==> flow/design.v <==
`timescale 1ns / 1ps
module CPU_Set(
    input CLK,
	 input reset,
	 input [15:0]camera,
	 input [15:0] move_command,
	 input [15:0] data_out,
	 output reg [23:0] memory_location,
	 output reg [15:0] memory_input,
	 output reg [127:0] display,
	 output reg write_memory
    );
    parameter [14:0] termination_line = 15'd22;
	 parameter [4:0] stall = 5'd0;
    parameter [4:0] store = 5'd1;
    parameter [4:0] add = 5'd2;
    parameter [4:0] sub = 5'd3;
    parameter [4:0] move = 5'd4;
    parameter [4:0] sll = 5'd5;
    parameter [4:0] srl = 5'd6;
    parameter [4:0] load_hi_reg = 5'd7;
    parameter [4:0] load_lo_reg = 5'd8;
    parameter [4:0] jump = 5'd9;
    parameter [4:0] set_servo = 5'd10;
    parameter [4:0] load_cam = 5'd11;
    parameter [4:0] move_buffer = 5'd12;
    parameter [4:0] bne = 5'd13;
    parameter [4:0] beq = 5'd14;
    parameter [4:0] slt = 5'd15;
    parameter [4:0] AND = 5'd16;
    parameter [4:0] OR = 5'd17;
    parameter [4:0] NOT = 5'd18;
    parameter [4:0] load = 5'd19;
    parameter [4:0] loadl = 5'd20;
    parameter [4:0] storel = 5'd21;
    parameter [1:0] phase0 = 2'b00;
    parameter [1:0] phase1 = 2'b01;
    parameter [1:0] phase2 = 2'b10;
    parameter [2:0] reg0 = 3'b000;
    parameter [2:0] reg1 = 3'b001;
    parameter [2:0] reg2 = 3'b010;
    parameter [2:0] reg3 = 3'b011;
    parameter [2:0] reg4 = 3'b100;
    parameter [2:0] reg5 = 3'b101;
    parameter [2:0] reg6 = 3'b110;    
	 reg [15:0] word;
	 reg [14:0] pc_counter;
	 reg [7:0] right_servo;  
	 reg [7:0] left_servo;
	 reg [7:0] hi_part;
	 reg [2:0] reg_to_store;
	 reg [1:0] phase;
	 reg memory_flag;
	 reg memory_ready;
	 reg load_store;  
	 reg [15:0] r0;
	 reg [15:0] r1;
	 reg [15:0] r2;
	 reg [15:0] r3;
	 reg [15:0] r4;
	 reg [15:0] r5;
	 reg [15:0] r6;
	 reg [15:0] r7;
	 reg [15:0] tempA;
	 reg [15:0] tempB;
	 reg [10:0] jump_amount;  
	 always@(posedge CLK)
	 begin 
		if(reset)
		begin
			word <= 16'b0;
			pc_counter <= 15'b0;
			right_servo <= 8'b0;
			left_servo <= 8'b0;
			hi_part <= 8'b0;
			reg_to_store <= 3'b0;
			phase <= 2'b11;
			memory_flag <= 1'b0;
			memory_ready <= 1'b0;
			write_memory <= 1'b0;
			load_store <= 1'b1;
			r0 <= 16'b0;
			r1 <= 16'b0;
			r2 <= 16'b0;
			r3 <= 16'b0;
			r4 <= 16'b0;
			r5 <= 16'b0;
			r6 <= 16'b0;
			r7 <= 16'b0;
			jump_amount <= 11'b0;
			memory_location <= 24'b0;
			memory_input <= 16'b0;
			display <= 128'b0;
		end
		else
		begin
		if(pc_counter > termination_line )
            phase <= phase0;
		else
			phase <= phase + 1'b1;	
        case(phase) 
            phase0:
            begin 
					word <= data_out;
					if(memory_flag)
					begin
					  case(reg_to_store)
							reg0: memory_input <= r0;
							reg1:	memory_input <= r1;
							reg2:	memory_input <= r2;
							reg3:	memory_input <= r3;
							reg4:	memory_input <= r4;
							reg5:	memory_input <= r5;
							reg6:	memory_input <= r6;
							default: memory_input <= r7;
					  endcase	
					  memory_ready <= 1'b1;
					end
					else if(data_out[15:11] == loadl)
					begin
						memory_location <= {16'b0, data_out[7:0]};
						memory_ready <= 1'b1;
						reg_to_store <= data_out[10:8];
						load_store <= 1'b1;
					end
					else if(data_out[15:11] == storel)
					begin
						memory_location <= {16'b0, data_out[7:0]};
						memory_ready <= 1'b1;
						load_store <= 1'b0;
						write_memory <= 1'b1;
						case(data_out[10:8])
							reg0: memory_input <= r0;
							reg1:	memory_input <= r1;
							reg2:	memory_input <= r2;
							reg3:	memory_input <= r3;
							reg4:	memory_input <= r4;
							reg5:	memory_input <= r5;
							reg6:	memory_input <= r6;
							default: memory_input <= r7;
					  endcase	
					end
            end
            phase1:
            begin
                if(memory_flag)
                begin
                  write_memory <= ~(load_store);
						memory_location <= {hi_part,word};
						hi_part <= 1'b0;
						memory_flag <= 1'b0;
                end
                else 
                begin
						case(word[15:11])  
							load:
							begin
								 memory_flag <= 1'b1;
								 load_store <= 1'b1;
								 reg_to_store <= word[10:8];
								 hi_part <= word[7:0];
							end
							store:
							begin
								 memory_flag <= 1'b1;
								 load_store <= 1'b0;
								 reg_to_store <= word[10:8];
								 hi_part <= word[7:0];
							end
							add:
							begin
								 case(word[7:5]) 
									  reg0: tempA = r0; 
									  reg1: tempA = r1; 
									  reg2: tempA = r2; 
									  reg3: tempA = r3; 
									  reg4: tempA = r4; 
									  reg5: tempA = r5; 
									  reg6: tempA = r6; 
									  default: tempA = r7;
								 endcase					
								 case(word[4:2]) 
									  reg0: tempB = r0; 
									  reg1: tempB = r1; 
									  reg2: tempB = r2; 
									  reg3: tempB = r3; 
									  reg4: tempB = r4; 
									  reg5: tempB = r5; 
									  reg6: tempB = r6; 
									  default: tempB = r7;
								 endcase					
								 case(word[10:8]) 
									  reg0: r0 <= tempA + tempB;  
									  reg1: r1 <= tempA + tempB;
									  reg2: r2 <= tempA + tempB;
									  reg3: r3 <= tempA + tempB;
									  reg4: r4 <= tempA + tempB;
									  reg5: r5 <= tempA + tempB;
									  reg6: r6 <= tempA + tempB;
									  default: r7 <= tempA + tempB;
								 endcase					
							end
							sub:
							begin
								 case(word[7:5]) 
									  reg0: tempA = r0; 
									  reg1: tempA = r1; 
									  reg2: tempA = r2; 
									  reg3: tempA = r3; 
									  reg4: tempA = r4; 
									  reg5: tempA = r5; 
									  reg6: tempA = r6; 
									  default: tempA = r7;
								 endcase					
								 case(word[4:2]) 
									  reg0: tempB= r0; 
									  reg1: tempB = r1; 
									  reg2: tempB = r2; 
									  reg3: tempB = r3; 
									  reg4: tempB = r4; 
									  reg5: tempB = r5; 
									  reg6: tempB = r6; 
									  default: tempB = r7;
								 endcase					
								 case(word[10:8]) 
									  reg0: r0 <= tempA - tempB;  
									  reg1: r1 <= tempA - tempB;
									  reg2: r2 <= tempA - tempB;
									  reg3: r3 <= tempA - tempB;
									  reg4: r4 <= tempA - tempB;
									  reg5: r5 <= tempA - tempB;
									  reg6: r6 <= tempA - tempB;
									  default: r7 <= tempA - tempB;
								 endcase
							end
							move:
							begin
								 case(word[7:5]) 
									  reg0: tempA = r0; 
									  reg1: tempA = r1; 
									  reg2: tempA = r2; 
									  reg3: tempA = r3; 
									  reg4: tempA = r4; 
									  reg5: tempA = r5; 
									  reg6: tempA = r6; 
									  default: tempA = r7;
								 endcase					
								 case(word[10:8]) 
									  reg0: r0 <= tempA;
									  reg1: r1 <= tempA;
									  reg2: r2 <= tempA;
									  reg3: r3 <= tempA;
									  reg4: r4 <= tempA;
									  reg5: r5 <= tempA;
									  reg6: r6 <= tempA;
									  default: r7 <= tempA;
								 endcase
							end
							sll:
							begin
								 case(word[7:5]) 
									  reg0: tempA = r0 << word[4:1]; 
									  reg1: tempA = r1 << word[4:1]; 
									  reg2: tempA = r2 << word[4:1]; 
									  reg3: tempA = r3 << word[4:1]; 
									  reg4: tempA = r4 << word[4:1]; 
									  reg5: tempA = r5 << word[4:1]; 
									  reg6: tempA = r6 << word[4:1]; 
									  default: tempA = r7 << word[4:1];
								 endcase					
								 case(word[10:8]) 
									  reg0: r0 <= tempA;
									  reg1: r1 <= tempA;
									  reg2: r2 <= tempA;
									  reg3: r3 <= tempA;
									  reg4: r4 <= tempA;
									  reg5: r5 <= tempA;
									  reg6: r6 <= tempA;
									  default: r7 <= tempA;
								 endcase
							end
							srl:
							begin
								 case(word[7:5]) 
									  reg0: tempA = r0 >> word[4:1]; 
									  reg1: tempA = r1 >> word[4:1]; 
									  reg2: tempA = r2 >> word[4:1]; 
									  reg3: tempA = r3 >> word[4:1]; 
									  reg4: tempA = r4 >> word[4:1]; 
									  reg5: tempA = r5 >> word[4:1]; 
									  reg6: tempA = r6 >> word[4:1]; 
									  default: tempA = r7 >> word[4:1];
								 endcase					
								 case(word[10:8]) 
									  reg0: r0 <= tempA;
									  reg1: r1 <= tempA;
									  reg2: r2 <= tempA;
									  reg3: r3 <= tempA;
									  reg4: r4 <= tempA;
									  reg5: r5 <= tempA;
									  reg6: r6 <= tempA;
									  default: r7 <= tempA;
								 endcase
							end
							load_hi_reg:
							begin
								 case(word[10:8]) 
									  reg0: r0[15:8] <= word[7:0];
									  reg1: r1[15:8] <= word[7:0];
									  reg2: r2[15:8] <= word[7:0];
									  reg3: r3[15:8] <= word[7:0];
									  reg4: r4[15:8] <= word[7:0];
									  reg5: r5[15:8] <= word[7:0];
									  reg6: r6[15:8] <= word[7:0];
									  default: r7[15:8] <= word[7:0];
								 endcase
							end
							load_lo_reg:
							begin
								 case(word[10:8]) 
									  reg0: r0[7:0] <= word[7:0];
									  reg1: r1[7:0] <= word[7:0];
									  reg2: r2[7:0] <= word[7:0];
									  reg3: r3[7:0] <= word[7:0];
									  reg4: r4[7:0] <= word[7:0];
									  reg5: r5[7:0] <= word[7:0];
									  reg6: r6[7:0] <= word[7:0];
									  default: r7[7:0] <= word[7:0];
								 endcase
							end
							jump:
							begin
								 jump_amount <= word[10:0];
							end
							set_servo:
							begin
								 case(word[10:8]) 
									  reg0:
									  begin
											right_servo <= r0[7:0];
											left_servo <= r0[15:8];
									  end
									  reg1:
									  begin
											right_servo <= r1[7:0];
											left_servo <= r1[15:8];
									  end
									  reg2:
									  begin
											right_servo <= r2[7:0];
											left_servo <= r2[15:8];
									  end
									  reg3:
									  begin
											right_servo <= r3[7:0];
											left_servo <= r3[15:8];
									  end
									  reg4:
									  begin
											right_servo <= r4[7:0];
											left_servo <= r4[15:8];
									  end
									  reg5:
									  begin
											right_servo <= r5[7:0];
											left_servo <= r5[15:8];
									  end
									  reg6:
									  begin
											right_servo <= r6[7:0];
											left_servo <= r6[15:8];
									  end
									  default:
									  begin
											right_servo <= r7[7:0];
											left_servo <= r7[15:8];
									  end
								 endcase
							end
							load_cam:
							begin
								 case(word[10:8]) 
									  reg0: r0 <= camera;
									  reg1: r1 <= camera;
									  reg2: r2 <= camera;
									  reg3: r3 <= camera;
									  reg4: r4 <= camera;
									  reg5: r5 <= camera;
									  reg6: r6 <= camera;
									  default: r7 <= camera;
								 endcase
							end
							move_buffer:
							begin
								 case(word[10:8]) 
									  reg0: r0 <= move_command;
									  reg1: r1 <= move_command;
									  reg2: r2 <= move_command;
									  reg3: r3 <= move_command;
									  reg4: r4 <= move_command;
									  reg5: r5 <= move_command;
									  reg6: r6 <= move_command;
									  default: r7 <= move_command;
								 endcase
							end
							bne:
							begin
								 case(word[10:8]) 
									  reg0: tempA = r0; 
									  reg1: tempA = r1; 
									  reg2: tempA = r2; 
									  reg3: tempA = r3; 
									  reg4: tempA = r4; 
									  reg5: tempA = r5; 
									  reg6: tempA = r6; 
									  default: tempA = r7;
								 endcase					
								 case(word[7:5]) 
									  reg0: tempB= r0; 
									  reg1: tempB = r1; 
									  reg2: tempB = r2; 
									  reg3: tempB = r3; 
									  reg4: tempB = r4; 
									  reg5: tempB = r5; 
									  reg6: tempB = r6; 
									  default: tempB = r7;
								 endcase		
								 if(tempA != tempB)
								 begin
									  jump_amount <= {6'b0, word[4:0]};
								 end
								 else
								 begin
									  jump_amount <= 11'b0;
								 end
							end
							beq:
							begin
								 case(word[10:8]) 
									  reg0: tempA = r0; 
									  reg1: tempA = r1; 
									  reg2: tempA = r2; 
									  reg3: tempA = r3; 
									  reg4: tempA = r4; 
									  reg5: tempA = r5; 
									  reg6: tempA = r6; 
									  default: tempA = r7;
								 endcase					
								 case(word[7:5]) 
									  reg0: tempB = r0; 
									  reg1: tempB = r1; 
									  reg2: tempB = r2; 
									  reg3: tempB = r3; 
									  reg4: tempB = r4; 
									  reg5: tempB = r5; 
									  reg6: tempB = r6; 
									  default: tempB = r7;
								 endcase		
								 if(tempA == tempB)
								 begin
									  jump_amount <= {6'b0 , word[4:0]};
								 end
								 else
								 begin
									  jump_amount <= 11'b0;
								 end
							end
							slt:
							begin
								 case(word[7:5]) 
									  reg0: tempA = r0; 
									  reg1: tempA = r1; 
									  reg2: tempA = r2; 
									  reg3: tempA = r3; 
									  reg4: tempA = r4; 
									  reg5: tempA = r5; 
									  reg6: tempA = r6; 
									  default: tempA = r7;
								 endcase					
								 case(word[4:2]) 
									  reg0: tempB = r0; 
									  reg1: tempB = r1; 
									  reg2: tempB = r2; 
									  reg3: tempB = r3; 
									  reg4: tempB = r4; 
									  reg5: tempB = r5; 
									  reg6: tempB = r6; 
									  default: tempB = r7;
								 endcase		
								 case(word[10:8]) 
									  reg0: r0 <= tempA < tempB;
									  reg1: r1 <= tempA < tempB;
									  reg2: r2 <= tempA < tempB;
									  reg3: r3 <= tempA < tempB;
									  reg4: r4 <= tempA < tempB;
									  reg5: r5 <= tempA < tempB;
									  reg6: r6 <= tempA < tempB;
									  default: r7 <= tempA < tempB;
								 endcase
							end
							AND:
							begin
								 case(word[7:5]) 
									  reg0: tempA = r0; 
									  reg1: tempA = r1; 
									  reg2: tempA = r2; 
									  reg3: tempA = r3; 
									  reg4: tempA = r4; 
									  reg5: tempA = r5; 
									  reg6: tempA = r6; 
									  default: tempA = r7;
								 endcase					
								 case(word[4:2]) 
									  reg0: tempB = r0; 
									  reg1: tempB = r1; 
									  reg2: tempB = r2; 
									  reg3: tempB = r3; 
									  reg4: tempB = r4; 
									  reg5: tempB = r5; 
									  reg6: tempB = r6; 
									  default: tempB = r7;
								 endcase		
								 case(word[10:8]) 
									  reg0: r0 <= tempA & tempB;
									  reg1: r1 <= tempA & tempB;
									  reg2: r2 <= tempA & tempB;
									  reg3: r3 <= tempA & tempB;
									  reg4: r4 <= tempA & tempB;
									  reg5: r5 <= tempA & tempB;
									  reg6: r6 <= tempA & tempB;
									  default: r7 <= tempA & tempB;
								 endcase
							end
							OR:
							begin
								 case(word[7:5]) 
									  reg0: tempA = r0; 
									  reg1: tempA = r1; 
									  reg2: tempA = r2; 
									  reg3: tempA = r3; 
									  reg4: tempA = r4; 
									  reg5: tempA = r5; 
									  reg6: tempA = r6; 
									  default: tempA = r7;
								 endcase					
								 case(word[4:2]) 
									  reg0: tempB = r0; 
									  reg1: tempB = r1; 
									  reg2: tempB = r2; 
									  reg3: tempB = r3; 
									  reg4: tempB = r4; 
									  reg5: tempB = r5; 
									  reg6: tempB = r6; 
									  default: tempB = r7;
								 endcase		
								 case(word[10:8]) 
									  reg0: r0 <= tempA | tempB;
									  reg1: r1 <= tempA | tempB;
									  reg2: r2 <= tempA | tempB;
									  reg3: r3 <= tempA | tempB;
									  reg4: r4 <= tempA | tempB;
									  reg5: r5 <= tempA | tempB;
									  reg6: r6 <= tempA | tempB;
									  default: r7 <= tempA | tempB;
								 endcase
							end
							NOT:
							begin
								 case(word[7:5]) 
									  reg0: tempA = r0; 
									  reg1: tempA = r1; 
									  reg2: tempA = r2; 
									  reg3: tempA = r3; 
									  reg4: tempA = r4; 
									  reg5: tempA = r5; 
									  reg6: tempA = r6; 
									  default: tempA = r7;
								 endcase
								 case(word[10:8]) 
									  reg0: r0 <= ~(tempA);
									  reg1: r1 <= ~(tempA);
									  reg2: r2 <= ~(tempA);
									  reg3: r3 <= ~(tempA);
									  reg4: r4 <= ~(tempA);
									  reg5: r5 <= ~(tempA);
									  reg6: r6 <= ~(tempA);
									  default: r7 <= ~(tempA);
								 endcase
							end
							storel:
							begin
								write_memory <= 1'b0;
							end
							default:
							begin
							end
						endcase
               end
            end
            phase2:
				begin
					write_memory <= 1'b0;
					if (memory_ready && load_store)
					begin
						memory_ready <= 1'b0;
						case(reg_to_store)
							reg0: r0 <= data_out;
							reg1:	r1 <= data_out;
							reg2:	r2 <= data_out;
							reg3:	r3 <= data_out;
							reg4:	r4 <= data_out;
							reg5:	r5 <= data_out;
							reg6:	r6 <= data_out;
							default: r7 <= data_out;
						endcase
					end
					if(jump_amount > 1'b0)
					begin
						if(jump_amount[0] == 1'b1)
						begin
							memory_location <= {9'b0,pc_counter - jump_amount[10:1]};
							pc_counter <= pc_counter - jump_amount[10:1];
						end
						else
						begin
							memory_location <= {9'b0,pc_counter + jump_amount[10:1]};
							pc_counter <= pc_counter + jump_amount[10:1];
						end
						jump_amount <= 11'b0;
					end
					else
					begin
						memory_location <= {9'b0,pc_counter + 1'b1};
						pc_counter <= pc_counter + 1'b1;
					end
				end
            default:  
            begin
					display <= {r7,r6,r5,r4,r3,r2,r1,r0};
            end				
        endcase
	 end
		end
endmodule
# From RTL to reports: CPU_Set
# What the tools print for CPU_Set, step after step.
# Lines are those of the file above, counted from 1.
# Library cell names are shortened.
# The mark -- stands for no value.
[setup] top="CPU_Set" clock_port="CLK" cell_library="sky130hd" corner="tt_025C_1v80"

# Word-level counts
# Yosys after proc, flatten, opt, wreduce and memory -nomap, before mapping. Memory bits, and registers merged into a memory's read port (data or address), are not among the register bits. Print and check cells are not counted.
[word_totals] reg_bits=355 in_bits=50 output_inout_bits=169 elab_cells=658
[classes] n_addsub=6 n_cmp=3 equal=184 shift=16 n_mux=375 bitwise=4 n_reduce_logical=41
[ops] operator="two-way mux 8 bit" count=234
[ops] operator="parallel mux 8 bit (select 12 bit)" count=16
[ops] operator="two-way mux 16 bit" count=63
[ops] operator="parallel mux 16 bit (select 7 bit)" count=7
[ops] operator="!= test 3 bit with constant B" count=107
[ops] operator="AND reduction 17 bit" count=16
[ops] operator="parallel mux 8 bit (select 2 bit)" count=16
[ops] operator="left shift 16 x 4 -> 16 bit" count=8
[ops] operator="right shift 16 x 4 -> 16 bit" count=8
[ops] operator="two-way mux 24 bit" count=4
[ops] operator="parallel mux 24 bit (select 3 bit)" count=1
[ops] operator="two-way mux 15 bit" count=4
[ops] operator="equality test 3 bit with constant B" count=15
[ops] operator="!= test 2 bit with constant B" count=18
[ops] operator="equality test 5 x 4 -> 1 bit with constant B" count=7
[ops] operator="equality test 5 bit with constant B" count=7
[ops] operator="parallel mux 11 bit (select 3 bit)" count=1
[ops] operator="equality test 3 x 2 -> 1 bit with constant B" count=10
[ops] operator="!= test 13 bit with constant B" count=2
[ops] operator="parallel mux 11 bit (select 2 bit)" count=1
[ops] operator="two-way mux 11 bit" count=2
[ops] operator="equality test 5 x 3 -> 1 bit with constant B" count=4
[ops] operator="adder 16 bit" count=1
[ops] operator="subtractor 16 bit" count=1
[ops] operator="< comparator 16 bit" count=1
[ops] operator="equality test 16 bit" count=1
[ops] operator="!= test 16 bit" count=1
[ops] operator="bitwise AND 16 bit" count=1
# Other operator kinds: 34; their cells: 72.

# Longest topological paths
# Yosys ltp: most cells in a row. Word level: on the elaborated netlist, between registers, memories and ports. Mapped: between sequential cells and ports; inverters and the memories' decode and read muxes count.
[depth] depth_word=11 ABC_AREA=0 mapped_depth=22 depth_no_buf=19

# After synthesis
# The flow's flattened synthesis, as Yosys stat reports it; memories are mapped. The netlist is that of the ABC_AREA named above (0 if unset); the other value can give another one.
# The area totals of this step are shown rounded.
[types] cell="dfxtp_1" count=355 area_total_um2=7.11E+03
[types] cell="mux2i_1" count=240 area_total_um2=2.4E+03
[types] cell="nor2_1" count=412 area_total_um2=1.55E+03
[types] cell="mux4_2" count=56 area_total_um2=1261.21
[types] cell="o21ai_0" count=249 area_total_um2=1.25E+03
[types] cell="clkbuf_1" count=281 area_total_um2=1.05E+03
[types] cell="a21oi_1" count=208 area_total_um2=1.04E+03
[types] cell="nand3_1" count=206 area_total_um2=1.03E+03
[types] cell="ha_1" count=67 area_total_um2=838.304
[types] cell="nand2_1" count=222 area_total_um2=833.299
[types] cell="mux2_2" count=62 area_total_um2=698.17
[types] cell="a31oi_1" count=60 area_total_um2=375.36
[types] cell="nor3_1" count=75 area_total_um2=375.36
[types] cell="a221oi_1" count=40 area_total_um2=350.336
[types] cell="a211oi_1" count=44 area_total_um2=330.317
[types] cell="a22oi_1" count=44 area_total_um2=330.317
[types] cell="xnor2_1" count=37 area_total_um2=324.061
[types] cell="inv_1" count=85 area_total_um2=319.056
# Not listed: further types 79, cells in them 867.
[synth_totals] mapped_cells=3610 synth_area_um2=27900 sequential_area_um2=7110 ffs=355 buffers=394

# Worst setup path after synthesis
# OpenSTA on the mapped netlist: ideal clock, no wires. The path of least setup slack (recovery checks aside). Input and output delay are each 20% of the period. Register names are those of the netlist, which keeps one name where synthesis merged equal registers.
[synth_timing] path_kind="register -> register" startpoint="register word[2]" endpoint="register r2[0]" period_ps=10000 setup_ps=117 launch_ps=0 arrival_ps=4881 required_time_ps=9883 setup_slack_ps=5002 delay_ps=4998 path_stages=17 path_buffers=5 synth_period_reached_ps=4998
# "delay_ps" = arrival - input delay + setup time.
# "path_stages": output pins that drive a net of the path, with the launching flip-flop's if there is one; two outputs of one cell count as two.
# "synth_period_reached_ps" = period - worst setup slack (recovery checks aside). The figure is calculated, with input and output delays left at 20% of the set period.
# Between the ends stands the longest chain of elaborated cells between them, by number of cells; it is not shown to be the way that was timed. Of several equally long chains one is given.
# A line is the first line of the expression or statement that the cell stems from. Yosys adds cells for indexed reads and writes and turns some case tables into memories.
# At most two assigning lines are given for a register; there are more.
[synth_between] cell_sequence="dfxtp_1 > clkbuf_1 > clkbuf_1 > clkbuf_1 > buf_1 > mux4_2 > o221a_2 > ha_1 > clkbuf_1 > or4_1 > or4_1 > a31oi_1 > o311a_1 > nor4_1 > nor4_1 > o311ai_1 > a32o_1" elab_chain_len=11 cone_cells=61 classes_between="add/sub (2); compare (1); eq/ne (6); shift (16); mux (33); logic (2); reduce/logical (1)"
[synth_rtl] item="from (decl)" line=46 source="reg [15:0] word;"
[synth_rtl] item="from (assign)" line=71 source="word <= 16'b0;"
[synth_rtl] item="from (assign)" line=104 source="word <= data_out;"
[synth_rtl] item="equality test 3 bit" line=480 source="case(word[4:2])"
[synth_rtl] item="parallel mux 16 bit (select 7 bit)" line=480
[synth_rtl] item="two-way mux 16 bit" line=155 source="case(word[15:11])"
[synth_rtl] item="two-way mux 16 bit" line=146 source="if(memory_flag)"
[synth_rtl] item="two-way mux 16 bit" line=101 source="case(phase)"
[synth_rtl] item="two-way mux 16 bit" line=69 source="if(reset)"
[synth_rtl] item="< comparator 16 bit" line=493 source="reg2: r2 <= tempA < tempB;"
[synth_rtl] item="two-way mux 8 bit" line=490 source="case(word[10:8])"
[synth_rtl] item="parallel mux 8 bit (select 12 bit)" line=155
[synth_rtl] item="two-way mux 8 bit" line=146
[synth_rtl] item="parallel mux 8 bit (select 2 bit)" line=101
[synth_rtl] item="to (assign)" line=195 source="reg2: r2 <= tempA + tempB;"
[synth_rtl] item="to (assign)" line=228 source="reg2: r2 <= tempA - tempB;"
[synth_rtl] item="to (decl)" line=58 source="reg [15:0] r2;"

# Timing after layout
# From the final timing report of flow run 1: the path of least setup slack in the routed layout; clock arrival at registers is part of the times.
# The path's times are printed in steps of 10 ps; the period is the one set.
[layout_timing] path_kind="register -> register" startpoint="register word[5]" endpoint="register r6[0]" period_ps=9710 setup_ps=90 launch_ps=540 arrival_ps=9160 required_time_ps=10200 setup_slack_ps=1040 path_stages=20 path_buffers=7
# Between the ends stands the longest chain of elaborated cells between them, by number of cells; it is not shown to be the way that was timed. Of several equally long chains one is given.
# At most two assigning lines are given for a register; there are more.
[layout_between] cell_sequence="dfxtp_1 > buf_2 > buf_2 > buf_2 > buf_1 > clkbuf_1 > buf_2 > o211ai_1 > o21ai_1 > inv_1 > ha_1 > clkbuf_1 > or4_1 > or4_1 > a31oi_1 > o311a_1 > nor4_1 > nor4_1 > o311ai_4 > a32o_1" elab_chain_len=11 cone_cells=52 classes_between="add/sub (2); compare (1); eq/ne (6); mux (39); logic (3); reduce/logical (1)"
[layout_rtl] item="from (decl)" line=46 source="reg [15:0] word;"
[layout_rtl] item="from (assign)" line=71 source="word <= 16'b0;"
[layout_rtl] item="from (assign)" line=104 source="word <= data_out;"
[layout_rtl] item="equality test 3 bit" line=470 source="case(word[7:5])"
[layout_rtl] item="parallel mux 16 bit (select 7 bit)" line=470
[layout_rtl] item="two-way mux 16 bit" line=155 source="case(word[15:11])"
[layout_rtl] item="two-way mux 16 bit" line=146 source="if(memory_flag)"
[layout_rtl] item="two-way mux 16 bit" line=101 source="case(phase)"
[layout_rtl] item="two-way mux 16 bit" line=69 source="if(reset)"
[layout_rtl] item="< comparator 16 bit" line=497 source="reg6: r6 <= tempA < tempB;"
[layout_rtl] item="two-way mux 8 bit" line=490 source="case(word[10:8])"
[layout_rtl] item="parallel mux 8 bit (select 12 bit)" line=155
[layout_rtl] item="two-way mux 8 bit" line=146
[layout_rtl] item="parallel mux 8 bit (select 2 bit)" line=101
[layout_rtl] item="to (assign)" line=199 source="reg6: r6 <= tempA + tempB;"
[layout_rtl] item="to (assign)" line=232 source="reg6: r6 <= tempA - tempB;"
[layout_rtl] item="to (decl)" line=62 source="reg [15:0] r6;"

## Implementation results

Measured data: module CPU_Set, platform sky130hd, 5 stored runs of the flow under differing settings, order arbitrary. Input and output delays are each 20% of the period that was set; the output load is 0.01 pF.
"power" is the tool's figure for a default switching activity; nothing was simulated.
Measured values are rounded.
[flow run 1] settings: ABC_AREA=0, CELL_PAD_IN_SITES_DETAIL_PLACEMENT=1, CORE_UTILIZATION=38, CTS_CLUSTER_DIAMETER=112, CTS_CLUSTER_SIZE=37, GPL_TIMING_DRIVEN=0, PLACE_DENSITY_LB_ADDON=0.26, SETUP_SLACK_MARGIN=0.08, period_ns=9.71, CAP_MARGIN=20, CORE_MARGIN=2, SLEW_MARGIN=20
[flow run 1] result: chip area after synthesis (Yosys) 27900 um^2, die area 75700 um^2, standard-cell area of the final layout 32300 um^2, worst setup slack after layout 1040 ps, total negative slack 0 ps, worst hold slack 459 ps, power 11.9 mW
[flow run 2] settings: SETUP_SLACK_MARGIN=1.49, period_ns=6.77, CAP_MARGIN=20, CORE_MARGIN=2, CORE_UTILIZATION=40, SLEW_MARGIN=20
[flow run 2] result: chip area after synthesis (Yosys) 27900 um^2, die area 72000 um^2, standard-cell area of the final layout 32500 um^2, worst setup slack after layout 1450 ps, total negative slack 0 ps, worst hold slack 451 ps, power 16.6 mW
[flow run 3] settings: ABC_AREA=0, CELL_PAD_IN_SITES_DETAIL_PLACEMENT=2, CELL_PAD_IN_SITES_GLOBAL_PLACEMENT=1, CORE_ASPECT_RATIO=0.85, CORE_UTILIZATION=26, CTS_CLUSTER_SIZE=47, GPL_TIMING_DRIVEN=1, PLACE_DENSITY=0.71, SETUP_SLACK_MARGIN=-0.03, SLEW_MARGIN=0, TNS_END_PERCENT=25, period_ns=8.15, CAP_MARGIN=20, CORE_MARGIN=2
[flow run 3] result: chip area after synthesis (Yosys) 27900 um^2, die area 110000 um^2, standard-cell area of the final layout 33200 um^2, worst setup slack after layout 1770 ps, total negative slack 0 ps, worst hold slack 461 ps, power 14.6 mW
[flow run 4] settings: CELL_PAD_IN_SITES_GLOBAL_PLACEMENT=2, CORE_UTILIZATION=33, CTS_CLUSTER_SIZE=51, period_ns=10.0, CAP_MARGIN=20, CORE_MARGIN=2, SLEW_MARGIN=20
[flow run 4] result: chip area after synthesis (Yosys) 27900 um^2, die area 87000 um^2, standard-cell area of the final layout 32600 um^2, worst setup slack after layout 3660 ps, total negative slack 0 ps, worst hold slack 450 ps, power 11.4 mW
[flow run 5] settings: CAP_MARGIN=35, CORE_UTILIZATION=64, GPL_ROUTABILITY_DRIVEN=1, GPL_TIMING_DRIVEN=0, PLACE_DENSITY=0.64, SETUP_SLACK_MARGIN=0.88, TNS_END_PERCENT=10, period_ns=4.3, CORE_MARGIN=2, SLEW_MARGIN=20
[flow run 5] result: did not finish, routing stopped with GRT-0116
